==> flow/design.v <==
module convolver #(
    parameter N = 16,   
    parameter Q = 12,   
    parameter n = 416,  
    parameter k = 3,    
    parameter s = 1,    
    parameter NUM_MAC = 8  
)(
    input wire clk,
    input wire rst,
    input wire en,
    input wire [N-1:0] activation_in,
    input wire [(k*k*N)-1:0] weight, 
    input wire [N-1:0] batch_gamma,  
    input wire [N-1:0] batch_beta,   
    output wire [N-1:0] conv_out
);
    reg [N-1:0] line_buffer [(k-1)*n-1:0];
    wire [N-1:0] window_buffer [0:k*k-1];
    integer i;
    always @(posedge clk) begin
        if (rst) begin
            for (i = 0; i < (k-1)*n; i = i + 1) begin
                line_buffer[i] <= 0;
            end
        end else if (en) begin
            for (i = (k-1)*n-1; i > 0; i = i - 1) begin
                line_buffer[i] <= line_buffer[i-1];
            end
            line_buffer[0] <= activation_in;  
        end
    end
    genvar x, y;
    generate
        for (y = 0; y < k; y = y + 1) begin : window_row
            for (x = 0; x < k; x = x + 1) begin : window_col
                if (y == k-1) begin
                    assign window_buffer[y*k + x] = line_buffer[x];  
                end else begin
                    assign window_buffer[y*k + x] = line_buffer[y*n + x];
                end
            end
        end
    endgenerate
    reg [N-1:0] conv_temp;
    always @(*) begin
        conv_temp = 0;
        for (i = 0; i < k*k; i = i + 1) begin
            conv_temp = conv_temp + (($signed(window_buffer[i]) * $signed(weight[i*N +: N])) >>> Q);
        end
    end
    wire [N-1:0] bn_out;
    assign bn_out = (conv_temp * batch_gamma) + batch_beta;
    assign conv_out = (bn_out[N-1]) ? (bn_out >>> 3) : bn_out;  
endmodule
Reports on convolver --
What the tools print for convolver, step after step. Lines are those of the file above, counted from 1. Operators carry their Yosys type and port widths (W data, S select, Z words). Library cell names are shortened. The mark -- stands for no value.
Design: design top convolver, clock input clk, library sky130hd, corner tt_025C_1v80

Word-level counts --
Yosys after proc, flatten, opt, wreduce and memory -nomap, before mapping. Enables and synchronous resets that opt folds into registers are not counted as muxes. Print and check cells are not counted. Equal cells are merged and count once.
Bit counts: register bits 6704, bits of input ports 195, cells after elaboration 439
Cells by class: add/sub/neg operators 9, $mul 10, multiplexer cells 1
Operator list (number):
- $mul A16 B16 Y16 | 9
- $mul A12 B16 Y16 | 1
- $add A16 B16 Y16 | 1
- $mux W15 | 1
- $add A11 B4 Y12 | 1
- $add A10 B4 Y11 | 1
- $add A9 B4 Y10 | 1
- $add A8 B4 Y9 | 1
- $add A7 B4 Y8 | 1
- $add A6 B4 Y7 | 1
- $add A5 B4 Y6 | 1
- $add A4 B4 Y5 | 1

Longest topological paths --
Depth = most cells in a row (Yosys ltp): at word level without a register or memory, in the mapped netlist without a sequential cell, where the memories' decode and read muxes count.
Depth: depth in word-level cells 12, ABC_AREA 0, mapped depth 54, gate-level depth less buffers 51

After synthesis --
Source: synth_stat.txt of the flow (Yosys; design flattened, memories mapped). It holds for the ABC_AREA given above (unset counts as 0); a run with the other value may have another netlist.
Mapped netlist: cell count 26138, cell area after synthesis 269988.9 µm², mapped flip-flops 6704, buffer cells 1691
Cell types:
- dfxtp_1 | number 6704, area in all 1.34E+05 µm²
- mux2i_1 | number 6712, area in all 6.72E+04 µm²
- nor2_1 | number 6740, area in all 2.53E+04 µm²
- fa_1 | number 809, area in all 1.62E+04 µm²
- ha_1 | number 470, area in all 5880.64 µm²
- clkbuf_1 | number 1280, area in all 4.8E+03 µm²
- inv_1 | number 1178, area in all 4.42E+03 µm²
- and2_1 | number 528, area in all 3.3E+03 µm²
- nand2_1 | number 789, area in all 2961.59 µm²
- xnor2_1 | number 244, area in all 2137.05 µm²
- buf_1 | number 402, area in all 1.51E+03 µm²
- xor2_1 | number 72, area in all 630.605 µm²
- a21oi_1 | number 33, area in all 165.158 µm²
- o21ai_0 | number 26, area in all 130.125 µm²
- a21o_1 | number 13, area in all 97.594 µm²
- a41o_1 | number 8, area in all 80.077 µm²
- nor2b_1 | number 11, area in all 68.816 µm²
- and3_1 | number 10, area in all 62.56 µm²
Not listed: further types 40, cells in them 109.

Path before layout --
Path of least setup slack by OpenSTA after synthesis, without wires, with an ideal clock, recovery checks aside; 20% of the period is set as input and as output delay. Where synthesis merged equal registers, the netlist keeps one of their names.
Timing path after synthesis: kind input to output, from input port weight[129], to output port conv_out[11], clock period 28.0 ns, launch time at the first pin 5.600 ns, data arrival time 18.132 ns, data required time 22.400 ns, slack 4.268 ns, delay of the path 12.532 ns, driving pins on the path 47, buffers on the path 3, synthesis period reached 23.732 ns
"delay of the path" = arrival - input delay + setup time. At an output port there is no setup time. "driving pins on the path": output pins that drive a net of the path, with the launching flip-flop's if there is one; two outputs of one cell count as two. "synthesis period reached" = period - worst setup slack (recovery checks aside). The figure is calculated, with input and output delays left at 20% of the set period. The rows between start and end are the longest chain of elaborated cells between them; the timing report does not say that the signal goes this way. Where chains are equally long, one stands for them. Each line given opens the expression or statement behind the cell; cells for indexed reads and writes are added by Yosys, which also makes memories of some case tables.
On the way, after synthesis: path through clkbuf_1 nand2_1 fa_1 inv_1 fa_1 fa_1 inv_1 fa_1 inv_1 fa_1 fa_1 ha_1 o21ai_0 nor2_1 o2bb2ai_1 a311oi_1 o21ai_0 xnor2_1 [... 11 more ...] nand2_1 fa_1 fa_1 inv_1 fa_1 fa_1 inv_1 fa_1 inv_1 ha_1 or3_1 a31oi_1 nor2b_1 a21oi_1 o21ai_2 xnor2_4 buf_6 mux2i_1, length of the longest elaborated chain 5, elaborated cells between the ends (all ways) 5, source lines of those cells 3, those cells by class 2 x add/sub; 2 x mul; 1 x mux
RTL lines, path after synthesis:
- from (decl) | line 13 | input wire [(k*k*N)-1:0] weight,
- $mul A16 B16 Y16 | line 49 | conv_temp = conv_temp + (($signed(window_buffer[i]) * $signed(weight[i*N +: N])) >>> Q);
- $add A11 B4 Y12 | line 49
- $mul A12 B16 Y16 | line 53 | assign bn_out = (conv_temp * batch_gamma) + batch_beta;
- $add A16 B16 Y16 | line 53
- $mux W15 | line 54 | assign conv_out = (bn_out[N-1]) ? (bn_out >>> 3) : bn_out;
- to (decl) | line 16 | output wire [N-1:0] conv_out

Path in the finished layout --
From the final timing report of stored run 1: the path of least setup slack in the routed layout; clock arrival at registers is part of the times.
Timing path post-layout: kind input to output, from input port weight[4], to output port conv_out[9], clock period 21.9 ns, launch time at the first pin 4.38 ns, data arrival time 17.51 ns, data required time 17.52 ns, slack 0.01 ns, driving pins on the path 47, buffers on the path 7
The rows between start and end are the longest chain of elaborated cells between them; the timing report does not say that the signal goes this way. Where chains are equally long, one stands for them.
On the way, post-layout: path through dlygate4sd2_1 clkbuf_8 and2_1 fa_1 inv_1 fa_1 fa_1 inv_1 fa_1 fa_1 inv_1 fa_1 inv_1 ha_1 and2_1 a31oi_4 a21boi_0 xor2_1 [... 11 more ...] fa_1 fa_1 fa_2 inv_2 fa_1 inv_2 ha_4 or3_4 a31oi_4 nor2b_4 a21oi_2 buf_6 o21ai_4 xnor2_4 buf_12 buf_12 mux2i_4 buf_6, length of the longest elaborated chain 12, elaborated cells between the ends (all ways) 12, source lines of those cells 3, those cells by class 9 x add/sub; 2 x mul; 1 x mux
RTL lines, path post-layout:
- from (decl) | line 13 | input wire [(k*k*N)-1:0] weight,
- $mul A16 B16 Y16 | line 49 | conv_temp = conv_temp + (($signed(window_buffer[i]) * $signed(weight[i*N +: N])) >>> Q);
- $add A4 B4 Y5 | line 49
- $add A5 B4 Y6 | line 49
- $add A6 B4 Y7 | line 49
- $add A7 B4 Y8 | line 49
- $add A8 B4 Y9 | line 49
- $add A9 B4 Y10 | line 49
- $add A10 B4 Y11 | line 49
- $add A11 B4 Y12 | line 49
- $mul A12 B16 Y16 | line 53 | assign bn_out = (conv_temp * batch_gamma) + batch_beta;
- $add A16 B16 Y16 | line 53
- $mux W15 | line 54 | assign conv_out = (bn_out[N-1]) ? (bn_out >>> 3) : bn_out;
- to (decl) | line 16 | output wire [N-1:0] conv_out

--- measured runs ---
Record of 6 stored runs of the RTL-to-layout flow on convolver, platform sky130hd. The runs are unordered. Constraints: input delay and output delay 20% of the set period each, output load 0.01 pF.
"achieved clock period" means the clock period less the worst setup slack. The figure is calculated, with input and output delays left at 20% of the set period.
"time used up by the worst setup path" is the time allowed to the run's worst setup path (the clock period less input and output delay, where it has them) less its slack. Clock arrival times count: a late capture clock shortens it, a late launch clock lengthens it.

* Stored run 1 | settings: ABC_AREA 0; CAP_MARGIN 15; CELL_PAD_IN_SITES_DETAIL_PLACEMENT 1; CELL_PAD_IN_SITES_GLOBAL_PLACEMENT 1; CORE_ASPECT_RATIO 1.58; CORE_MARGIN 5; CORE_UTILIZATION 47; CTS_CLUSTER_DIAMETER 274; CTS_CLUSTER_SIZE 93; GPL_ROUTABILITY_DRIVEN 1; GPL_TIMING_DRIVEN 0; MAX_ROUTING_LAYER met4; MIN_ROUTING_LAYER met2; PLACE_DENSITY_LB_ADDON 0.08; SETUP_SLACK_MARGIN 4.53; TNS_END_PERCENT 55; period_ns 21.9; SLEW_MARGIN 20 | results: time used up by the worst setup path 13.13 ns; type of the worst setup path input to output; area of the die 590100.0 µm²; standard-cell area of the final layout 286423.0 µm²; achieved clock period 21.893 ns; post-route worst hold slack 0.330 ns; setup total negative slack 0.000 ns; utilization of the finished layout 49.9 %; worst slack on setup checks 0.007 ns; synthesized cell area 269988.9 µm²
* Stored run 2 | settings: ABC_AREA 0; CAP_MARGIN 30; CELL_PAD_IN_SITES_DETAIL_PLACEMENT 1; CORE_ASPECT_RATIO 0.56; CORE_UTILIZATION 20; CTS_CLUSTER_DIAMETER 330; CTS_CLUSTER_SIZE 21; GPL_ROUTABILITY_DRIVEN 0; GPL_TIMING_DRIVEN 0; MAX_ROUTING_LAYER met4; MIN_ROUTING_LAYER met1; PLACE_DENSITY_LB_ADDON 0.11; SETUP_SLACK_MARGIN -1.21; TNS_END_PERCENT 95; period_ns 27.7; CORE_MARGIN 2; SLEW_MARGIN 20 | results: time used up by the worst setup path 17.08 ns; type of the worst setup path input to output; area of the die 1359650.0 µm²; standard-cell area of the final layout 305174.0 µm²; achieved clock period 28.159 ns; post-route worst hold slack 0.437 ns; setup total negative slack -3.039 ns; utilization of the finished layout 22.7 %; worst slack on setup checks -0.459 ns; synthesized cell area 269988.9 µm²
* Stored run 3 | settings: CORE_UTILIZATION 58; GPL_TIMING_DRIVEN 1; MAX_ROUTING_LAYER met5; PLACE_DENSITY_LB_ADDON 0.21; TNS_END_PERCENT 100; period_ns 33.1; CAP_MARGIN 20; CORE_MARGIN 2; SLEW_MARGIN 20 | results: time used up by the worst setup path 14.89 ns; type of the worst setup path input to output; area of the die 470973.0 µm²; standard-cell area of the final layout 297298.0 µm²; achieved clock period 28.127 ns; post-route worst hold slack 0.439 ns; setup total negative slack 0.000 ns; utilization of the finished layout 64.1 %; worst slack on setup checks 4.973 ns; synthesized cell area 269988.9 µm²
* Stored run 4 | settings: CELL_PAD_IN_SITES_DETAIL_PLACEMENT 2; CORE_ASPECT_RATIO 1.65; CORE_MARGIN 6; CORE_UTILIZATION 22; CTS_CLUSTER_SIZE 46; GPL_ROUTABILITY_DRIVEN 1; MIN_ROUTING_LAYER met1; PLACE_DENSITY 0.81; period_ns 45.6; CAP_MARGIN 20; SLEW_MARGIN 20 | incomplete, routing halted on ODB-0269
* Stored run 5 | settings: CAP_MARGIN 20; CORE_UTILIZATION 36; CTS_CLUSTER_SIZE 90; MIN_ROUTING_LAYER met2; PLACE_DENSITY_LB_ADDON 0.16; SETUP_SLACK_MARGIN 1.1; SLEW_MARGIN 10; period_ns 21.2; CORE_MARGIN 2 | results: time used up by the worst setup path 12.78 ns; type of the worst setup path input to output; area of the die 756909.0 µm²; standard-cell area of the final layout 309782.0 µm²; achieved clock period 21.262 ns; post-route worst hold slack 0.454 ns; setup total negative slack -0.480 ns; utilization of the finished layout 41.4 %; worst slack on setup checks -0.062 ns; synthesized cell area 269988.9 µm²
* Stored run 6 | settings: CELL_PAD_IN_SITES_DETAIL_PLACEMENT 1; CORE_UTILIZATION 20; GPL_TIMING_DRIVEN 0; MAX_ROUTING_LAYER met5; MIN_ROUTING_LAYER met1; SETUP_SLACK_MARGIN 3.73; period_ns 32.9; CAP_MARGIN 20; CORE_MARGIN 2; SLEW_MARGIN 20 | results: time used up by the worst setup path 15.34 ns; type of the worst setup path input to output; area of the die 1359250.0 µm²; standard-cell area of the final layout 315961.0 µm²; achieved clock period 28.501 ns; post-route worst hold slack 0.435 ns; setup total negative slack 0.000 ns; utilization of the finished layout 23.5 %; worst slack on setup checks 4.399 ns; synthesized cell area 269988.9 µm²
--- end ---
